==> flow/design.v <==
module PE_16( 
  input         clock, 
  input  [7:0]  io_in_a, 
  input  [7:0] io_in_b, 
  input  [15:0] io_in_d, 
  output [7:0]  io_out_a,
  output [7:0] io_out_b, 
  output [15:0] io_out_c,
  input         io_in_control_propagate, 
  output        io_out_control_propagate 
);
  wire [7:0] _T_36;    
  wire [7:0] _T_37;    
  wire [15:0] _T_38;   
  wire [15:0] _T_39;   
  wire [15:0] _GEN_20; 
  wire [15:0] _T_40; 
  wire [15:0] _T_41; 
  wire [15:0] _T_78; 
  wire [15:0] _T_79; 
  wire [15:0] _GEN_1; 
  wire [15:0] _GEN_13; 
  wire  _T_99; 
  wire [18:0] _GEN_25; 
  assign _T_36 = io_in_b;  
  assign _T_37 = $signed(_T_36);
  assign _T_38 = $signed(_T_37) * $signed(io_in_a); 
  assign _GEN_20 = _T_38; 
  assign _T_40 = $signed(_GEN_20) + $signed(_T_39); 
  assign _T_41 = $signed(_T_40); 
  assign io_out_a = io_in_a; 											
  assign io_out_b = io_in_b; 											
  assign io_out_control_propagate = io_in_control_propagate;			
double_buffer uutDB(.clock(clock),.io_in_control_propagate(io_in_control_propagate),.io_in_d(io_in_d),.io_in_c(_T_41),.c_fb(_T_39),.c_out(io_out_c)
    );
endmodule
module double_buffer(
input clock,
input io_in_control_propagate, 
input [15:0]io_in_d, 
input [15:0]io_in_c, 
output [15:0] c_fb,  
output [15:0] c_out 
    );
reg [15:0] c1_s; 
reg [15:0] c2_s;
always @(posedge clock) 
begin
 if (io_in_control_propagate)
	  begin
        c1_s <= io_in_d;
      end 
 else 
      begin
        c1_s <= io_in_c;
      end
if (!io_in_control_propagate) 
	  begin
        c2_s <= io_in_d;
      end 
 else 
	  begin
        c2_s <= io_in_c;
	  end
end
assign c_fb =io_in_control_propagate?c2_s:c1_s;
assign c_out=!io_in_control_propagate?c2_s:c1_s;
endmodule
module Tile( 
  input         clock, 
  input  [7:0]  io_in_a_0, 
  input  [7:0] io_in_b_0, 
  input  [15:0] io_in_d_0, 
  input         io_in_control_0_propagate, 
  output [7:0]  io_out_a_0, 
  output [15:0] io_out_c_0, 
  output [7:0] io_out_b_0, 
  output        io_out_control_0_propagate
);
  wire  tile_0_0_clock; 
  wire [7:0] tile_0_0_io_in_a; 
  wire [7:0] tile_0_0_io_in_b;
  wire [15:0] tile_0_0_io_in_d;
  wire [7:0] tile_0_0_io_out_a;
  wire [7:0] tile_0_0_io_out_b; 
  wire [15:0] tile_0_0_io_out_c; 
  wire  tile_0_0_io_in_control_propagate; 
  wire  tile_0_0_io_out_control_propagate;
  PE_16 tile_0_0 ( 
    .clock(tile_0_0_clock),
    .io_in_a(tile_0_0_io_in_a),
    .io_in_b(tile_0_0_io_in_b),
    .io_in_d(tile_0_0_io_in_d),
    .io_out_a(tile_0_0_io_out_a),
    .io_out_b(tile_0_0_io_out_b),
    .io_out_c(tile_0_0_io_out_c),
    .io_in_control_propagate(tile_0_0_io_in_control_propagate),
    .io_out_control_propagate(tile_0_0_io_out_control_propagate)
  );
  assign io_out_a_0 = tile_0_0_io_out_a; 
  assign io_out_c_0 = tile_0_0_io_out_c; 
  assign io_out_b_0 = tile_0_0_io_out_b; 
  assign io_out_control_0_propagate = tile_0_0_io_out_control_propagate;
  assign tile_0_0_clock = clock;
  assign tile_0_0_io_in_a = io_in_a_0; 
  assign tile_0_0_io_in_b = io_in_b_0; 
  assign tile_0_0_io_in_d = io_in_d_0; 
  assign tile_0_0_io_in_control_propagate = io_in_control_0_propagate; 
 endmodule
module Mesh( 
  input         clock, 
  input  [7:0]  io_in_a_0_0, 
  input  [7:0]  io_in_a_1_0, 
  input  [7:0]  io_in_a_2_0, 
  input  [7:0]  io_in_a_3_0, 
  input  [7:0]  io_in_d_0_0, 
  input  [7:0]  io_in_d_1_0, 
  input  [7:0]  io_in_d_2_0, 
  input  [7:0]  io_in_d_3_0, 
  input  [15:0]  io_in_b_0_0, 
  input  [15:0]  io_in_b_1_0, 
  input  [15:0]  io_in_b_2_0, 
  input  [15:0]  io_in_b_3_0, 
  input         io_in_control_0_0_propagate, 
  input         io_in_control_1_0_propagate, 
  input         io_in_control_2_0_propagate, 
  input         io_in_control_3_0_propagate, 
  output reg [15:0] io_out_c_0_0, 
  output reg [15:0] io_out_c_1_0, 
  output reg [15:0] io_out_c_2_0, 
  output reg [15:0] io_out_c_3_0
 );
  wire  mesh_0_0_clock; 		  			
  wire [7:0] mesh_0_0_io_in_a_0;  			
  wire [7:0] mesh_0_0_io_in_b_0; 			
  wire [15:0] mesh_0_0_io_in_d_0; 			
  wire  mesh_0_0_io_in_control_0_propagate; 
  wire [7:0] mesh_0_0_io_out_a_0; 			
  wire [15:0] mesh_0_0_io_out_c_0;			
  wire [7:0] mesh_0_0_io_out_b_0;			
  wire  mesh_0_0_io_out_control_0_propagate;
  wire  mesh_0_1_clock; 
  wire [7:0] mesh_0_1_io_in_a_0; 
  wire [7:0] mesh_0_1_io_in_b_0;
  wire [15:0] mesh_0_1_io_in_d_0;
  wire  mesh_0_1_io_in_control_0_propagate; 
  wire [7:0] mesh_0_1_io_out_a_0; 
  wire [15:0] mesh_0_1_io_out_c_0;
  wire [7:0] mesh_0_1_io_out_b_0;
  wire  mesh_0_1_io_out_control_0_propagate; 
  wire  mesh_0_2_clock; 			
  wire [7:0] mesh_0_2_io_in_a_0; 	
  wire [7:0] mesh_0_2_io_in_b_0; 	
  wire [15:0] mesh_0_2_io_in_d_0; 	
  wire  mesh_0_2_io_in_control_0_propagate; 
  wire [7:0] mesh_0_2_io_out_a_0; 
  wire [15:0] mesh_0_2_io_out_c_0;
  wire [7:0] mesh_0_2_io_out_b_0;
  wire  mesh_0_2_io_out_control_0_propagate; 
  wire  mesh_0_3_clock; 		 
  wire [7:0] mesh_0_3_io_in_a_0; 
  wire [7:0] mesh_0_3_io_in_b_0;
  wire [15:0] mesh_0_3_io_in_d_0;
  wire  mesh_0_3_io_in_control_0_propagate; 
  wire [7:0] mesh_0_3_io_out_a_0; 
  wire [15:0] mesh_0_3_io_out_c_0;
  wire [7:0] mesh_0_3_io_out_b_0;
  wire  mesh_0_3_io_out_control_0_propagate; 
  wire  mesh_1_0_clock;
  wire [7:0] mesh_1_0_io_in_a_0; 
  wire [7:0] mesh_1_0_io_in_b_0;
  wire [15:0] mesh_1_0_io_in_d_0;
  wire  mesh_1_0_io_in_control_0_propagate; 
  wire [7:0] mesh_1_0_io_out_a_0; 
  wire [15:0] mesh_1_0_io_out_c_0;
  wire [7:0] mesh_1_0_io_out_b_0;
  wire  mesh_1_0_io_out_control_0_propagate;
  wire  mesh_1_1_clock; 		 
  wire [7:0] mesh_1_1_io_in_a_0; 
  wire [7:0] mesh_1_1_io_in_b_0;
  wire [15:0] mesh_1_1_io_in_d_0;
  wire  mesh_1_1_io_in_control_0_propagate; 
  wire [7:0] mesh_1_1_io_out_a_0; 			
  wire [15:0] mesh_1_1_io_out_c_0;			
  wire [7:0] mesh_1_1_io_out_b_0;			
  wire  mesh_1_1_io_out_control_0_propagate;
  wire  mesh_1_2_clock; 
  wire [7:0] mesh_1_2_io_in_a_0; 
  wire [7:0] mesh_1_2_io_in_b_0;
  wire [15:0] mesh_1_2_io_in_d_0;
  wire  mesh_1_2_io_in_control_0_propagate; 
  wire [7:0] mesh_1_2_io_out_a_0; 
  wire [15:0] mesh_1_2_io_out_c_0;
  wire [7:0] mesh_1_2_io_out_b_0;
  wire  mesh_1_2_io_out_control_0_propagate;
  wire  mesh_1_3_clock; 		 
  wire [7:0] mesh_1_3_io_in_a_0; 
  wire [7:0] mesh_1_3_io_in_b_0;
  wire [15:0] mesh_1_3_io_in_d_0;
  wire  mesh_1_3_io_in_control_0_propagate; 
  wire [7:0] mesh_1_3_io_out_a_0; 
  wire [15:0] mesh_1_3_io_out_c_0;
  wire [7:0] mesh_1_3_io_out_b_0;
  wire  mesh_1_3_io_out_control_0_propagate;
  wire  mesh_2_0_clock; 
  wire [7:0] mesh_2_0_io_in_a_0; 
  wire [7:0] mesh_2_0_io_in_b_0;
  wire [15:0] mesh_2_0_io_in_d_0;
  wire  mesh_2_0_io_in_control_0_propagate; 
  wire [7:0] mesh_2_0_io_out_a_0; 			
  wire [15:0] mesh_2_0_io_out_c_0;			
  wire [7:0] mesh_2_0_io_out_b_0;			
  wire  mesh_2_0_io_out_control_0_propagate;
  wire  mesh_2_1_clock;						
  wire [7:0] mesh_2_1_io_in_a_0; 			
  wire [7:0] mesh_2_1_io_in_b_0;			
  wire [15:0] mesh_2_1_io_in_d_0;			
  wire  mesh_2_1_io_in_control_0_propagate; 
  wire [7:0] mesh_2_1_io_out_a_0; 			
  wire [15:0] mesh_2_1_io_out_c_0;			
  wire [7:0] mesh_2_1_io_out_b_0;			
  wire  mesh_2_1_io_out_control_0_propagate;
  wire  mesh_2_2_clock; 		 			
  wire [7:0] mesh_2_2_io_in_a_0; 			
  wire [7:0] mesh_2_2_io_in_b_0;			
  wire [15:0] mesh_2_2_io_in_d_0;			
  wire  mesh_2_2_io_in_control_0_propagate; 
  wire [7:0] mesh_2_2_io_out_a_0; 			
  wire [15:0] mesh_2_2_io_out_c_0;			
  wire [7:0] mesh_2_2_io_out_b_0;			
  wire  mesh_2_2_io_out_control_0_propagate;
  wire  mesh_2_3_clock; 		 			
  wire [7:0] mesh_2_3_io_in_a_0; 			
  wire [7:0] mesh_2_3_io_in_b_0;			
  wire [15:0] mesh_2_3_io_in_d_0;			
  wire  mesh_2_3_io_in_control_0_propagate; 
  wire [7:0] mesh_2_3_io_out_a_0; 			
  wire [15:0] mesh_2_3_io_out_c_0;			
  wire [7:0] mesh_2_3_io_out_b_0;			
  wire  mesh_2_3_io_out_control_0_propagate;
  wire  mesh_3_0_clock;			 
  wire [7:0] mesh_3_0_io_in_a_0; 
  wire [7:0] mesh_3_0_io_in_b_0;
  wire [15:0] mesh_3_0_io_in_d_0;
  wire  mesh_3_0_io_in_control_0_propagate; 
  wire [7:0] mesh_3_0_io_out_a_0; 
  wire [15:0] mesh_3_0_io_out_c_0;
  wire [7:0] mesh_3_0_io_out_b_0;
  wire  mesh_3_0_io_out_control_0_propagate;
  wire  mesh_3_1_clock; 		 
  wire [7:0] mesh_3_1_io_in_a_0; 
  wire [7:0] mesh_3_1_io_in_b_0;
  wire [15:0] mesh_3_1_io_in_d_0;
  wire  mesh_3_1_io_in_control_0_propagate; 
  wire [7:0] mesh_3_1_io_out_a_0; 
  wire [15:0] mesh_3_1_io_out_c_0;
  wire [7:0] mesh_3_1_io_out_b_0;
  wire  mesh_3_1_io_out_control_0_propagate;
  wire  mesh_3_2_clock; 
  wire [7:0] mesh_3_2_io_in_a_0; 
  wire [7:0] mesh_3_2_io_in_b_0;
  wire [15:0] mesh_3_2_io_in_d_0;
  wire  mesh_3_2_io_in_control_0_propagate; 
  wire [7:0] mesh_3_2_io_out_a_0; 
  wire [15:0] mesh_3_2_io_out_c_0;
  wire [7:0] mesh_3_2_io_out_b_0;
  wire  mesh_3_2_io_out_control_0_propagate;
  wire  mesh_3_3_clock;
  wire [7:0] mesh_3_3_io_in_a_0; 
  wire [7:0] mesh_3_3_io_in_b_0;
  wire [15:0] mesh_3_3_io_in_d_0;
  wire  mesh_3_3_io_in_control_0_propagate; 
  wire [7:0] mesh_3_3_io_out_a_0; 
  wire [15:0] mesh_3_3_io_out_c_0;
  wire [7:0] mesh_3_3_io_out_b_0;
  wire  mesh_3_3_io_out_control_0_propagate;
  reg [7:0] _T_1_0; 
  reg [7:0] _T_2_0; 
  reg [7:0] _T_3_0; 
  reg [7:0] _T_4_0; 
  reg [7:0] _T_10_0;
  reg [7:0] _T_11_0;
  reg [7:0] _T_12_0; 
  reg [7:0] _T_13_0; 
  reg [7:0] _T_19_0; 
  reg [7:0] _T_20_0; 
  reg [7:0] _T_21_0; 
  reg [7:0] _T_22_0; 
  reg [7:0] _T_28_0;  
  reg [7:0] _T_29_0;  
  reg [7:0] _T_30_0;  
  reg [7:0] _T_31_0;  
  reg [7:0]  _T_74_0;
  reg [7:0]  _T_75_0; 
  reg [7:0]  _T_76_0; 
  reg [7:0]  _T_77_0; 
  reg [7:0]  _T_84_0;
  reg [7:0]  _T_85_0; 
  reg [7:0]  _T_86_0; 
  reg [7:0]  _T_87_0; 
  reg [7:0]  _T_94_0; 
  reg [7:0]  _T_95_0; 
  reg [7:0]  _T_96_0; 
  reg [7:0]  _T_97_0; 
  reg [7:0]  _T_98_0; 
  reg [7:0]  _T_99_0; 
  reg [7:0]  _T_100_0;
  reg [7:0]  _T_101_0; 
  reg [7:0]  _T_104_0; 
  reg [7:0]  _T_105_0; 
  reg [7:0]  _T_106_0; 
  reg [7:0]  _T_107_0; 
  reg [15:0] _T_154_0;
  reg [15:0] _T_155_0; 
  reg [15:0] _T_156_0; 
  reg [15:0] _T_157_0; 
  reg [15:0] _T_164_0; 
  reg [15:0] _T_165_0;
  reg [15:0] _T_166_0;
  reg [15:0] _T_167_0;
  reg [15:0] _T_174_0; 
  reg [15:0] _T_175_0;
  reg [15:0] _T_176_0;
  reg [15:0] _T_177_0;
  reg [15:0] _T_184_0; 
  reg [15:0] _T_185_0;
  reg [15:0] _T_186_0;
  reg [15:0] _T_187_0;
  reg  _T_236; 
  reg  _T_239; 
  reg  _T_242; 
  reg  _T_245; 
  reg  _T_262; 
  reg  _T_265; 
  reg  _T_268; 
  reg  _T_271; 
  reg  _T_288; 
  reg  _T_291; 
  reg  _T_294; 
  reg  _T_297; 
  reg  _T_314; 
  reg  _T_317; 
  reg  _T_320; 
  reg  _T_323; 
  Tile mesh_0_0 ( 
    .clock(mesh_0_0_clock),
    .io_in_a_0(mesh_0_0_io_in_a_0),
    .io_in_b_0(mesh_0_0_io_in_b_0),
    .io_in_d_0(mesh_0_0_io_in_d_0),
    .io_in_control_0_propagate(mesh_0_0_io_in_control_0_propagate),
    .io_out_a_0(mesh_0_0_io_out_a_0),
    .io_out_c_0(mesh_0_0_io_out_c_0),
    .io_out_b_0(mesh_0_0_io_out_b_0),
    .io_out_control_0_propagate(mesh_0_0_io_out_control_0_propagate)
  );
  Tile mesh_0_1 ( 
    .clock(mesh_0_1_clock),
    .io_in_a_0(mesh_0_1_io_in_a_0),
    .io_in_b_0(mesh_0_1_io_in_b_0),
    .io_in_d_0(mesh_0_1_io_in_d_0),
    .io_in_control_0_propagate(mesh_0_1_io_in_control_0_propagate),
    .io_out_a_0(mesh_0_1_io_out_a_0),
    .io_out_c_0(mesh_0_1_io_out_c_0),
    .io_out_b_0(mesh_0_1_io_out_b_0),
    .io_out_control_0_propagate(mesh_0_1_io_out_control_0_propagate)
  );
  Tile mesh_0_2 ( 
    .clock(mesh_0_2_clock),
    .io_in_a_0(mesh_0_2_io_in_a_0),
    .io_in_b_0(mesh_0_2_io_in_b_0),
    .io_in_d_0(mesh_0_2_io_in_d_0),
    .io_in_control_0_propagate(mesh_0_2_io_in_control_0_propagate),
    .io_out_a_0(mesh_0_2_io_out_a_0),
    .io_out_c_0(mesh_0_2_io_out_c_0),
    .io_out_b_0(mesh_0_2_io_out_b_0),
    .io_out_control_0_propagate(mesh_0_2_io_out_control_0_propagate)
  );
  Tile mesh_0_3 (
    .clock(mesh_0_3_clock),
    .io_in_a_0(mesh_0_3_io_in_a_0),
    .io_in_b_0(mesh_0_3_io_in_b_0),
    .io_in_d_0(mesh_0_3_io_in_d_0),
    .io_in_control_0_propagate(mesh_0_3_io_in_control_0_propagate),
    .io_out_a_0(mesh_0_3_io_out_a_0),
    .io_out_c_0(mesh_0_3_io_out_c_0),
    .io_out_b_0(mesh_0_3_io_out_b_0),
    .io_out_control_0_propagate(mesh_0_3_io_out_control_0_propagate)
  );
   Tile mesh_1_0 ( 
    .clock(mesh_1_0_clock),
    .io_in_a_0(mesh_1_0_io_in_a_0),
    .io_in_b_0(mesh_1_0_io_in_b_0),
    .io_in_d_0(mesh_1_0_io_in_d_0),
    .io_in_control_0_propagate(mesh_1_0_io_in_control_0_propagate),
    .io_out_a_0(mesh_1_0_io_out_a_0),
    .io_out_c_0(mesh_1_0_io_out_c_0),
    .io_out_b_0(mesh_1_0_io_out_b_0),
    .io_out_control_0_propagate(mesh_1_0_io_out_control_0_propagate)
  );
  Tile mesh_1_1 ( 
    .clock(mesh_1_1_clock),
    .io_in_a_0(mesh_1_1_io_in_a_0),
    .io_in_b_0(mesh_1_1_io_in_b_0),
    .io_in_d_0(mesh_1_1_io_in_d_0),
    .io_in_control_0_propagate(mesh_1_1_io_in_control_0_propagate),
    .io_out_a_0(mesh_1_1_io_out_a_0),
    .io_out_c_0(mesh_1_1_io_out_c_0),
    .io_out_b_0(mesh_1_1_io_out_b_0),
    .io_out_control_0_propagate(mesh_1_1_io_out_control_0_propagate)
     );
  Tile mesh_1_2 ( 
    .clock(mesh_1_2_clock),
    .io_in_a_0(mesh_1_2_io_in_a_0),
    .io_in_b_0(mesh_1_2_io_in_b_0),
    .io_in_d_0(mesh_1_2_io_in_d_0),
    .io_in_control_0_propagate(mesh_1_2_io_in_control_0_propagate),
    .io_out_a_0(mesh_1_2_io_out_a_0),
    .io_out_c_0(mesh_1_2_io_out_c_0),
    .io_out_b_0(mesh_1_2_io_out_b_0),
    .io_out_control_0_propagate(mesh_1_2_io_out_control_0_propagate)
      );
  Tile mesh_1_3 ( 
    .clock(mesh_1_3_clock),
    .io_in_a_0(mesh_1_3_io_in_a_0),
    .io_in_b_0(mesh_1_3_io_in_b_0),
    .io_in_d_0(mesh_1_3_io_in_d_0),
    .io_in_control_0_propagate(mesh_1_3_io_in_control_0_propagate),
    .io_out_a_0(mesh_1_3_io_out_a_0),
    .io_out_c_0(mesh_1_3_io_out_c_0),
    .io_out_b_0(mesh_1_3_io_out_b_0),
    .io_out_control_0_propagate(mesh_1_3_io_out_control_0_propagate)
      );
   Tile mesh_2_0 ( 
    .clock(mesh_2_0_clock),
    .io_in_a_0(mesh_2_0_io_in_a_0),
    .io_in_b_0(mesh_2_0_io_in_b_0),
    .io_in_d_0(mesh_2_0_io_in_d_0),
    .io_in_control_0_propagate(mesh_2_0_io_in_control_0_propagate),
    .io_out_a_0(mesh_2_0_io_out_a_0),
    .io_out_c_0(mesh_2_0_io_out_c_0),
    .io_out_b_0(mesh_2_0_io_out_b_0),
    .io_out_control_0_propagate(mesh_2_0_io_out_control_0_propagate)
     );
  Tile mesh_2_1 ( 
    .clock(mesh_2_1_clock),
    .io_in_a_0(mesh_2_1_io_in_a_0),
    .io_in_b_0(mesh_2_1_io_in_b_0),
    .io_in_d_0(mesh_2_1_io_in_d_0),
    .io_in_control_0_propagate(mesh_2_1_io_in_control_0_propagate),
    .io_out_a_0(mesh_2_1_io_out_a_0),
    .io_out_c_0(mesh_2_1_io_out_c_0),
    .io_out_b_0(mesh_2_1_io_out_b_0),
    .io_out_control_0_propagate(mesh_2_1_io_out_control_0_propagate)
     );
  Tile mesh_2_2 (
    .clock(mesh_2_2_clock),
    .io_in_a_0(mesh_2_2_io_in_a_0),
    .io_in_b_0(mesh_2_2_io_in_b_0),
    .io_in_d_0(mesh_2_2_io_in_d_0),
    .io_in_control_0_propagate(mesh_2_2_io_in_control_0_propagate),
    .io_out_a_0(mesh_2_2_io_out_a_0),
    .io_out_c_0(mesh_2_2_io_out_c_0),
    .io_out_b_0(mesh_2_2_io_out_b_0),
    .io_out_control_0_propagate(mesh_2_2_io_out_control_0_propagate)
     );
  Tile mesh_2_3 ( 
    .clock(mesh_2_3_clock),
    .io_in_a_0(mesh_2_3_io_in_a_0),
    .io_in_b_0(mesh_2_3_io_in_b_0),
    .io_in_d_0(mesh_2_3_io_in_d_0),
    .io_in_control_0_propagate(mesh_2_3_io_in_control_0_propagate),
    .io_out_a_0(mesh_2_3_io_out_a_0),
    .io_out_c_0(mesh_2_3_io_out_c_0),
    .io_out_b_0(mesh_2_3_io_out_b_0),
    .io_out_control_0_propagate(mesh_2_3_io_out_control_0_propagate)
     );
    Tile mesh_3_0 ( 
    .clock(mesh_3_0_clock),
    .io_in_a_0(mesh_3_0_io_in_a_0),
    .io_in_b_0(mesh_3_0_io_in_b_0),
    .io_in_d_0(mesh_3_0_io_in_d_0),
    .io_in_control_0_propagate(mesh_3_0_io_in_control_0_propagate),
    .io_out_a_0(mesh_3_0_io_out_a_0),
    .io_out_c_0(mesh_3_0_io_out_c_0),
    .io_out_b_0(mesh_3_0_io_out_b_0),
    .io_out_control_0_propagate(mesh_3_0_io_out_control_0_propagate)
  );
  Tile mesh_3_1 ( 
    .clock(mesh_3_1_clock),
    .io_in_a_0(mesh_3_1_io_in_a_0),
    .io_in_b_0(mesh_3_1_io_in_b_0),
    .io_in_d_0(mesh_3_1_io_in_d_0),
    .io_in_control_0_propagate(mesh_3_1_io_in_control_0_propagate),
    .io_out_a_0(mesh_3_1_io_out_a_0),
    .io_out_c_0(mesh_3_1_io_out_c_0),
    .io_out_b_0(mesh_3_1_io_out_b_0),
    .io_out_control_0_propagate(mesh_3_1_io_out_control_0_propagate)
  );
  Tile mesh_3_2 ( 
    .clock(mesh_3_2_clock),
    .io_in_a_0(mesh_3_2_io_in_a_0),
    .io_in_b_0(mesh_3_2_io_in_b_0),
    .io_in_d_0(mesh_3_2_io_in_d_0),
    .io_in_control_0_propagate(mesh_3_2_io_in_control_0_propagate),
    .io_out_a_0(mesh_3_2_io_out_a_0),
    .io_out_c_0(mesh_3_2_io_out_c_0),
    .io_out_b_0(mesh_3_2_io_out_b_0),
    .io_out_control_0_propagate(mesh_3_2_io_out_control_0_propagate)
  );
  Tile mesh_3_3 ( 
    .clock(mesh_3_3_clock),
    .io_in_a_0(mesh_3_3_io_in_a_0),
    .io_in_b_0(mesh_3_3_io_in_b_0),
    .io_in_d_0(mesh_3_3_io_in_d_0),
    .io_in_control_0_propagate(mesh_3_3_io_in_control_0_propagate),
    .io_out_a_0(mesh_3_3_io_out_a_0),
    .io_out_c_0(mesh_3_3_io_out_c_0),
    .io_out_b_0(mesh_3_3_io_out_b_0),
    .io_out_control_0_propagate(mesh_3_3_io_out_control_0_propagate)
   );
always @(posedge clock) begin
  io_out_c_0_0 <= mesh_3_0_io_out_c_0; 
  io_out_c_1_0 <= mesh_3_1_io_out_c_0; 
  io_out_c_2_0 <= mesh_3_2_io_out_c_0; 
  io_out_c_3_0 <= mesh_3_3_io_out_c_0; 
end
  assign mesh_0_0_clock = clock; 	  
  assign mesh_0_0_io_in_a_0 = _T_1_0; 
  assign mesh_0_0_io_in_b_0 = _T_74_0;
  assign mesh_0_0_io_in_d_0 = _T_154_0; 
  assign mesh_0_0_io_in_control_0_propagate = _T_236; 
  assign mesh_0_1_clock = clock; 		
  assign mesh_0_1_io_in_a_0 = _T_2_0; 	
  assign mesh_0_1_io_in_b_0 = _T_84_0; 
  assign mesh_0_1_io_in_d_0 = _T_164_0;
  assign mesh_0_1_io_in_control_0_propagate = _T_262; 
  assign mesh_0_2_clock = clock; 		
  assign mesh_0_2_io_in_a_0 = _T_3_0; 	
  assign mesh_0_2_io_in_b_0 = _T_94_0; 
  assign mesh_0_2_io_in_d_0 = _T_174_0;
  assign mesh_0_2_io_in_control_0_propagate = _T_288; 
  assign mesh_0_3_clock = clock; 		
  assign mesh_0_3_io_in_a_0 = _T_4_0; 	
  assign mesh_0_3_io_in_b_0 = _T_104_0;
  assign mesh_0_3_io_in_d_0 = _T_184_0;
  assign mesh_0_3_io_in_control_0_propagate = _T_314; 
  assign mesh_1_0_clock = clock; 		
  assign mesh_1_0_io_in_a_0 = _T_10_0; 	
  assign mesh_1_0_io_in_b_0 = _T_75_0; 	
  assign mesh_1_0_io_in_d_0 = _T_155_0; 
  assign mesh_1_0_io_in_control_0_propagate = _T_239; 
  assign mesh_1_1_clock = clock; 		
  assign mesh_1_1_io_in_a_0 = _T_11_0; 
  assign mesh_1_1_io_in_b_0 = _T_85_0; 
  assign mesh_1_1_io_in_d_0 = _T_165_0;
  assign mesh_1_1_io_in_control_0_propagate = _T_265; 
  assign mesh_1_2_clock = clock; 		
  assign mesh_1_2_io_in_a_0 = _T_12_0; 
  assign mesh_1_2_io_in_b_0 = _T_95_0; 
  assign mesh_1_2_io_in_d_0 = _T_175_0;
  assign mesh_1_2_io_in_control_0_propagate = _T_291; 
  assign mesh_1_3_clock = clock; 		
  assign mesh_1_3_io_in_a_0 = _T_13_0; 
  assign mesh_1_3_io_in_b_0 = _T_105_0;
  assign mesh_1_3_io_in_d_0 = _T_185_0;
  assign mesh_1_3_io_in_control_0_propagate = _T_317; 
  assign mesh_2_0_clock = clock; 		
  assign mesh_2_0_io_in_a_0 = _T_19_0; 
  assign mesh_2_0_io_in_b_0 = _T_76_0; 
  assign mesh_2_0_io_in_d_0 = _T_156_0;
  assign mesh_2_0_io_in_control_0_propagate = _T_242; 
  assign mesh_2_1_clock = clock; 		
  assign mesh_2_1_io_in_a_0 = _T_20_0; 
  assign mesh_2_1_io_in_b_0 = _T_86_0; 
  assign mesh_2_1_io_in_d_0 = _T_166_0;
  assign mesh_2_1_io_in_control_0_propagate = _T_268; 
  assign mesh_2_2_clock = clock; 		
  assign mesh_2_2_io_in_a_0 = _T_21_0; 
  assign mesh_2_2_io_in_b_0 = _T_96_0; 
  assign mesh_2_2_io_in_d_0 = _T_176_0;
  assign mesh_2_2_io_in_control_0_propagate = _T_294; 
  assign mesh_2_3_clock = clock; 		
  assign mesh_2_3_io_in_a_0 = _T_22_0; 
  assign mesh_2_3_io_in_b_0 = _T_106_0;
  assign mesh_2_3_io_in_d_0 = _T_186_0;
  assign mesh_2_3_io_in_control_0_propagate = _T_320; 
  assign mesh_3_0_clock = clock; 		
  assign mesh_3_0_io_in_a_0 = _T_28_0; 
  assign mesh_3_0_io_in_b_0 = _T_77_0; 
  assign mesh_3_0_io_in_d_0 = _T_157_0;
  assign mesh_3_0_io_in_control_0_propagate = _T_245; 
  assign mesh_3_1_clock = clock; 		
  assign mesh_3_1_io_in_a_0 = _T_29_0; 
  assign mesh_3_1_io_in_b_0 = _T_87_0; 
  assign mesh_3_1_io_in_d_0 = _T_167_0;
  assign mesh_3_1_io_in_control_0_propagate = _T_271; 
  assign mesh_3_2_clock = clock; 		
  assign mesh_3_2_io_in_a_0 = _T_30_0; 
  assign mesh_3_2_io_in_b_0 = _T_97_0; 
  assign mesh_3_2_io_in_d_0 = _T_177_0;
  assign mesh_3_2_io_in_control_0_propagate = _T_297; 
  assign mesh_3_3_clock = clock; 		
  assign mesh_3_3_io_in_a_0 = _T_31_0; 
  assign mesh_3_3_io_in_b_0 = _T_107_0;
  assign mesh_3_3_io_in_d_0 = _T_187_0;
  assign mesh_3_3_io_in_control_0_propagate = _T_323; 
  always @(posedge clock) begin
    _T_1_0 <= io_in_a_0_0;
    _T_2_0 <= mesh_0_0_io_out_a_0;
    _T_3_0 <= mesh_0_1_io_out_a_0;
    _T_4_0 <= mesh_0_2_io_out_a_0;
    _T_10_0 <= io_in_a_1_0;
    _T_11_0 <= mesh_1_0_io_out_a_0;
    _T_12_0 <= mesh_1_1_io_out_a_0;
    _T_13_0 <= mesh_1_2_io_out_a_0;
    _T_19_0 <= io_in_a_2_0;
    _T_20_0 <= mesh_2_0_io_out_a_0;
    _T_21_0 <= mesh_2_1_io_out_a_0;
    _T_22_0 <= mesh_2_2_io_out_a_0;
    _T_28_0 <= io_in_a_3_0;;
    _T_29_0 <= mesh_3_0_io_out_a_0;
    _T_30_0 <= mesh_3_1_io_out_a_0;
    _T_31_0 <= mesh_3_2_io_out_a_0;
    _T_74_0 <= io_in_d_0_0;
    _T_75_0 <= mesh_0_0_io_out_b_0;
    _T_76_0 <= mesh_1_0_io_out_b_0;
    _T_77_0 <= mesh_2_0_io_out_b_0;
    _T_84_0 <= io_in_d_1_0;
    _T_85_0 <= mesh_0_1_io_out_b_0;
    _T_86_0 <= mesh_1_1_io_out_b_0;
    _T_87_0 <= mesh_2_1_io_out_b_0;
    _T_94_0 <=  io_in_d_2_0;
    _T_95_0 <= mesh_0_2_io_out_b_0;
    _T_96_0 <= mesh_1_2_io_out_b_0;
    _T_97_0 <= mesh_2_2_io_out_b_0;
    _T_104_0 <= io_in_d_3_0;
    _T_105_0 <= mesh_0_3_io_out_b_0;
    _T_106_0 <= mesh_1_3_io_out_b_0;
    _T_107_0 <= mesh_2_3_io_out_b_0;
    _T_154_0 <= io_in_b_0_0;
    _T_155_0 <= mesh_0_0_io_out_c_0;
    _T_156_0 <= mesh_1_0_io_out_c_0;
    _T_157_0 <= mesh_2_0_io_out_c_0;
    _T_164_0 <= io_in_b_1_0;
    _T_165_0 <= mesh_0_1_io_out_c_0;
    _T_166_0 <= mesh_1_1_io_out_c_0;
    _T_167_0 <= mesh_2_1_io_out_c_0;
    _T_174_0 <= io_in_b_2_0;
    _T_175_0 <= mesh_0_2_io_out_c_0;
    _T_176_0 <= mesh_1_2_io_out_c_0;
    _T_177_0 <= mesh_2_2_io_out_c_0;
    _T_184_0 <= io_in_b_3_0;
    _T_185_0 <= mesh_0_3_io_out_c_0;
    _T_186_0 <= mesh_1_3_io_out_c_0;
    _T_187_0 <= mesh_2_3_io_out_c_0;
    _T_236 <= io_in_control_0_0_propagate;
    _T_239 <= mesh_0_0_io_out_control_0_propagate;
    _T_242 <= mesh_1_0_io_out_control_0_propagate;
    _T_245 <= mesh_2_0_io_out_control_0_propagate;
	_T_262 <=io_in_control_1_0_propagate;
    _T_265 <= mesh_0_1_io_out_control_0_propagate;
    _T_268 <= mesh_1_1_io_out_control_0_propagate;
    _T_271 <= mesh_2_1_io_out_control_0_propagate;
    _T_288 <=  io_in_control_2_0_propagate;
    _T_291 <= mesh_0_2_io_out_control_0_propagate;
    _T_294 <= mesh_1_2_io_out_control_0_propagate;
    _T_297 <= mesh_2_2_io_out_control_0_propagate;
    _T_314 <= io_in_control_3_0_propagate;
    _T_317 <= mesh_0_3_io_out_control_0_propagate;
    _T_320 <= mesh_1_3_io_out_control_0_propagate;
    _T_323 <= mesh_2_3_io_out_control_0_propagate;
  end
endmodule
# ---- Tool chain data of Mesh
# The steps from the RTL of Mesh to its reports follow in flow order.
# Line numbers count from 1 in the design file above.
# Operators: Yosys type, input widths -> output width; for muxes data width and select width s.
# Cell names lack the library's common part.
# Not given: --
dict set report inputs {
  design {Mesh}
  clk_port {clock}
  cell_library {sky130hd}
  pvt_corner {tt_025C_1v80}
}

# ---- After elaboration
# Yosys after proc, flatten, opt, wreduce and memory -nomap, before mapping. Enables and synchronous resets that opt folds into registers are not counted as muxes. Memory bits, and registers merged into a memory's read port (data or address), are not among the register bits. Print and check cells are not counted. Equal cells are merged and count once.
dict set report op_classes {
  add_sub_neg 16
  mul 16
  n_mux 64
}
# cell count
set ops {}
lappend ops {{$mul 8x8->16} 16}
lappend ops {{$mux 16} 64}
lappend ops {{$add 16x16->16} 16}
dict set report word_totals {
  register_bits 1104
  input_bits 133
  out_inout_bits 64
  word_cells 196
}

# ---- Logic depth
# Yosys ltp: most cells in a row. Word level: on the elaborated netlist, between registers, memories and ports. Mapped: between sequential cells and ports; inverters and the memories' decode and read muxes count.
dict set report depth {
  ltp_word 3
  ABC_AREA 0
  depth_mapped 20
  ltp_nobuf 17
}

# ---- Netlist
# Yosys stat after the flow's synthesis: flattened, memories mapped to cells. It holds for the ABC_AREA given above (unset counts as 0); a run with the other value may have another netlist.
# type count area_total_um2
set by_type {}
lappend by_type {fa_1 1136 2.27E+04}
lappend by_type {dfxtp_1 1104 2.21E+04}
lappend by_type {ha_1 592 7.41E+03}
lappend by_type {mux2_2 621 6.99E+03}
lappend by_type {inv_1 1151 4.32E+03}
lappend by_type {and2_1 512 3.2E+03}
lappend by_type {mux2i_1 224 2242.15}
lappend by_type {nand2_1 591 2.22E+03}
lappend by_type {xnor2_1 204 1.79E+03}
lappend by_type {a21oi_1 181 905.869}
lappend by_type {xor2_1 100 875.84}
lappend by_type {nor2_1 198 743.213}
lappend by_type {o21ai_0 110 550.528}
lappend by_type {clkbuf_1 105 394.128}
lappend by_type {o21bai_1 48 360.346}
lappend by_type {a21o_1 47 352.838}
lappend by_type {o21ba_4 16 260.25}
lappend by_type {a211oi_1 32 240.23}
# Other cell types: 20; their cells: 298.
dict set report mapped {
  cell_count 7270
  yosys_area_mm2 0.0798816
  seqArea_mm2 0.0221012
  flip_flops 1104
  buffers 146
}
# By module: a second synthesis without flattening, with its own total; a netlist apart from the flattened one above.
dict set report unflattened {
  cells_unflattened 7360
  hier_area_mm2 0.0879844
}
# Each row is one instance without its submodules.
# module instances n_cells area_mm2 mod_seq_area_mm2
set by_module {}
lappend by_module {PE_16 16 320 0.0030404 0}
lappend by_module {double_buffer 16 103 0.0017179 0.0006406}
lappend by_module {Mesh 1 592 0.0118514 0.0118514}
lappend by_module {Tile 16 0 0 0}

# ---- Timing after synthesis
# Path of least setup slack by OpenSTA after synthesis, without wires, with an ideal clock, recovery checks aside; 20% of the period is set as input and as output delay. Where synthesis merged equal registers, the netlist keeps one of their names.
dict set report synth_path {
  kind {register to register}
  start {register _T_239}
  end {register mesh_1_0.tile_0_0.uutDB.c2_s[14]}
  tclk_ps 5200
  launch_ps 0
  arrival_time_ps 5198
  setup_slack_ps -118
  path_delay_ps 5318
  driving_pins 21
  path_buffers 3
  synth_period_reached_ps 5318
}
# "path_delay_ps" = arrival - input delay + setup time.
# "driving_pins": output pins that drive a net of the path, with the launching flip-flop's if there is one; two outputs of one cell count as two.
# "synth_period_reached_ps" = period - worst setup slack (recovery checks aside). The figure is calculated, with input and output delays left at 20% of the set period.
# The rows between start and end are the longest chain of elaborated cells between them; the timing report does not say that the signal goes this way. Where chains are equally long, one stands for them.
# A line is the first line of the expression or statement that the cell stems from. Yosys adds cells for indexed reads and writes and turns some case tables into memories.
dict set report synth_via {
  path_cell_list {dfxtp_1 > clkbuf_1 > clkbuf_1 > buf_2 > mux2i_1 > fa_1 > inv_1 > fa_1 > ha_1 > inv_1 > fa_1 > inv_1 > ha_1 > ha_1 > fa_1 > a21o_1 > a21oi_2 > o21ba_4 > o211ai_2 > and4b_1 > a211o_1}
  elab_chain_cells 3
}
# element line
set synth_lines {}
lappend synth_lines {{from (decl)} 330} ;# reg  _T_239;
lappend synth_lines {{from (assign)} 657} ;# _T_239 <= mesh_0_0_io_out_control_0_propagate;
lappend synth_lines {{$mux 16} 66} ;# assign c_fb =io_in_control_propagate?c2_s:c1_s;
lappend synth_lines {{$add 16x16->16} 29} ;# assign _T_40 = $signed(_GEN_20) + $signed(_T_39);
lappend synth_lines {{$mux 16} 57} ;# if (!io_in_control_propagate)
lappend synth_lines {{to (assign)} 59} ;# c2_s <= io_in_d;
lappend synth_lines {{to (assign)} 63} ;# c2_s <= io_in_c;
lappend synth_lines {{to (decl)} 46} ;# reg [15:0] c2_s;

# ---- Path in the finished layout
# Path of least setup slack in the final report of flow run A (OpenROAD, finished layout, wires in). Where an end is a register, its clock arrival counts in the times.
# The path's times are printed in steps of 10 ps; the period is the one set.
dict set report layout_path {
  kind {register to register}
  start {register _T_265}
  end {register mesh_1_1.tile_0_0.uutDB.c1_s[15]}
  tclk_ps 6600
  launch_ps 760
  arrival_time_ps 5880
  setup_slack_ps 1370
  driving_pins 17
  path_buffers 0
}
# The rows between start and end are the longest chain of elaborated cells between them; the timing report does not say that the signal goes this way. Where chains are equally long, one stands for them.
dict set report layout_via {
  path_cell_list {dfxtp_2 > mux2i_1 > fa_1 > inv_1 > fa_1 > inv_1 > fa_1 > inv_1 > fa_1 > fa_1 > ha_1 > o21ai_0 > o21bai_1 > o2111ai_1 > a21o_1 > and3_1 > o31ai_1}
  elab_chain_cells 3
}
# element line
set layout_lines {}
lappend layout_lines {{from (decl)} 334} ;# reg  _T_265;
lappend layout_lines {{from (assign)} 661} ;# _T_265 <= mesh_0_1_io_out_control_0_propagate;
lappend layout_lines {{$mux 16} 66} ;# assign c_fb =io_in_control_propagate?c2_s:c1_s;
lappend layout_lines {{$add 16x16->16} 29} ;# assign _T_40 = $signed(_GEN_20) + $signed(_T_39);
lappend layout_lines {{$mux 16} 49} ;# if (io_in_control_propagate)
lappend layout_lines {{to (assign)} 51} ;# c1_s <= io_in_d;
lappend layout_lines {{to (assign)} 55} ;# c1_s <= io_in_c;
lappend layout_lines {{to (decl)} 45} ;# reg [15:0] c1_s;

--- measured runs ---
Design Mesh on sky130hd. What follows are 3 stored runs of the flow, each under its own settings; their order means nothing. The constraints put input and output delay at 20% of the set period each and load the outputs with 0.01 pF.
By "achieved_period_ps" is meant the clock period of the run minus its worst setup slack. This is arithmetic on one report: input and output delays are still those of the set period (20% each).
"timing.worst_path_ps" means the part of the period allowed to the worst setup path (the constraints hold back 20% at inputs and 20% at outputs) less its slack; where the path has registers, the arrival times of their clocks count too.
"timing.worst_path_ps" is known to 10 ps.

[flow] flow run A: files
==> flow/run.sh <==
#!/bin/bash
# the make line also repeats the synthesis and layout settings of config.mk as NAME=value (left out here)
make -C /OpenROAD-flow-scripts/flow DESIGN_CONFIG=/design/flow/config.mk WORK_HOME=/design/flow/orfs CLKGATE_MAP_FILE= finish
==> flow/config.mk <==
export PLATFORM = sky130hd
export DESIGN_NAME = Mesh
export DESIGN_NICKNAME = Mesh
export VERILOG_FILES = /design/flow/design.v
export SDC_FILE = /design/flow/constraint.sdc
export NUM_CORES = 4
export LEC_CHECK = 0
export ABC_AREA = 0
export CAP_MARGIN = 20
export CELL_PAD_IN_SITES_GLOBAL_PLACEMENT = 2
export CORE_MARGIN = 10
export CORE_UTILIZATION = 62
export CTS_CLUSTER_SIZE = 24
export GPL_TIMING_DRIVEN = 1
export SLEW_MARGIN = 20
==> flow/constraint.sdc <==
create_clock -name core_clock -period 6.6 [get_ports {clock}]
set_input_delay 1.3200 -clock core_clock [delete_from_list [all_inputs] [get_ports {clock}]]
set_output_delay 1.3200 -clock core_clock [all_outputs]
set_load 0.01 [all_outputs]

[flow] flow run A: metrics
[metrics] achieved_period_ps = 5225
[metrics] total_negative_slack_ps = 0
[metrics] post_route_util_pct = 68.7
[metrics] setup_ws_ps = 1375
[metrics] die_footprint_mm2 = 0.143599
[metrics] timing.worst_path_ps = 5230
[metrics] critical_path_kind = register to register
[metrics] synth_chip_area_mm2 = 0.0798816
[metrics] layout_stdcell_area_mm2 = 0.087893
[metrics] worst_hold_slack_ps = 369

[flow] flow run B: files
==> flow/run.sh <==
#!/bin/bash
# the make line also repeats the synthesis and layout settings of config.mk as NAME=value (left out here)
make -C /OpenROAD-flow-scripts/flow DESIGN_CONFIG=/design/flow/config.mk WORK_HOME=/design/flow/orfs CLKGATE_MAP_FILE= finish
==> flow/config.mk <==
export PLATFORM = sky130hd
export DESIGN_NAME = Mesh
export DESIGN_NICKNAME = Mesh
export VERILOG_FILES = /design/flow/design.v
export SDC_FILE = /design/flow/constraint.sdc
export NUM_CORES = 4
export LEC_CHECK = 0
export CAP_MARGIN = 20
export CORE_MARGIN = 2
export CORE_UTILIZATION = 50
export PLACE_DENSITY = 0.6
export SLEW_MARGIN = 20
==> flow/constraint.sdc <==
create_clock -name core_clock -period 5.07 [get_ports {clock}]
set_input_delay 1.0140 -clock core_clock [delete_from_list [all_inputs] [get_ports {clock}]]
set_output_delay 1.0140 -clock core_clock [all_outputs]
set_load 0.01 [all_outputs]

[flow] flow run B: metrics
[metrics] total_negative_slack_ps = 0
[metrics] worst_hold_slack_ps = 394
[metrics] timing.worst_path_ps = 4890
[metrics] critical_path_kind = register to register
[metrics] synth_chip_area_mm2 = 0.0798816
[metrics] die_footprint_mm2 = 0.162978
[metrics] setup_ws_ps = 185
[metrics] achieved_period_ps = 4885
[metrics] post_route_util_pct = 56.6
[metrics] layout_stdcell_area_mm2 = 0.0897448

[flow] flow run C: files
==> flow/run.sh <==
#!/bin/bash
# the make line also repeats the synthesis and layout settings of config.mk as NAME=value (left out here)
make -C /OpenROAD-flow-scripts/flow DESIGN_CONFIG=/design/flow/config.mk WORK_HOME=/design/flow/orfs CLKGATE_MAP_FILE= finish
==> flow/config.mk <==
export PLATFORM = sky130hd
export DESIGN_NAME = Mesh
export DESIGN_NICKNAME = Mesh
export VERILOG_FILES = /design/flow/design.v
export SDC_FILE = /design/flow/constraint.sdc
export NUM_CORES = 4
export LEC_CHECK = 0
export ABC_AREA = 1
export CAP_MARGIN = 30
export CELL_PAD_IN_SITES_GLOBAL_PLACEMENT = 1
export CORE_MARGIN = 2
export CORE_UTILIZATION = 57
export CTS_CLUSTER_DIAMETER = 64
export CTS_CLUSTER_SIZE = 49
export GPL_TIMING_DRIVEN = 0
export PLACE_DENSITY_LB_ADDON = 0.22
export SETUP_SLACK_MARGIN = -0.28
export SLEW_MARGIN = 35
==> flow/constraint.sdc <==
create_clock -name core_clock -period 5.2 [get_ports {clock}]
set_input_delay 1.0400 -clock core_clock [delete_from_list [all_inputs] [get_ports {clock}]]
set_output_delay 1.0400 -clock core_clock [all_outputs]
set_load 0.01 [all_outputs]

[flow] flow run C: metrics
[metrics] post_route_util_pct = 62.7
[metrics] worst_hold_slack_ps = 342
[metrics] achieved_period_ps = 5205
[metrics] timing.worst_path_ps = 5200
[metrics] critical_path_kind = register to register
[metrics] setup_ws_ps = -5
[metrics] layout_stdcell_area_mm2 = 0.09127
[metrics] synth_chip_area_mm2 = 0.0835714
[metrics] die_footprint_mm2 = 0.149695
[metrics] total_negative_slack_ps = -12
--- end ---
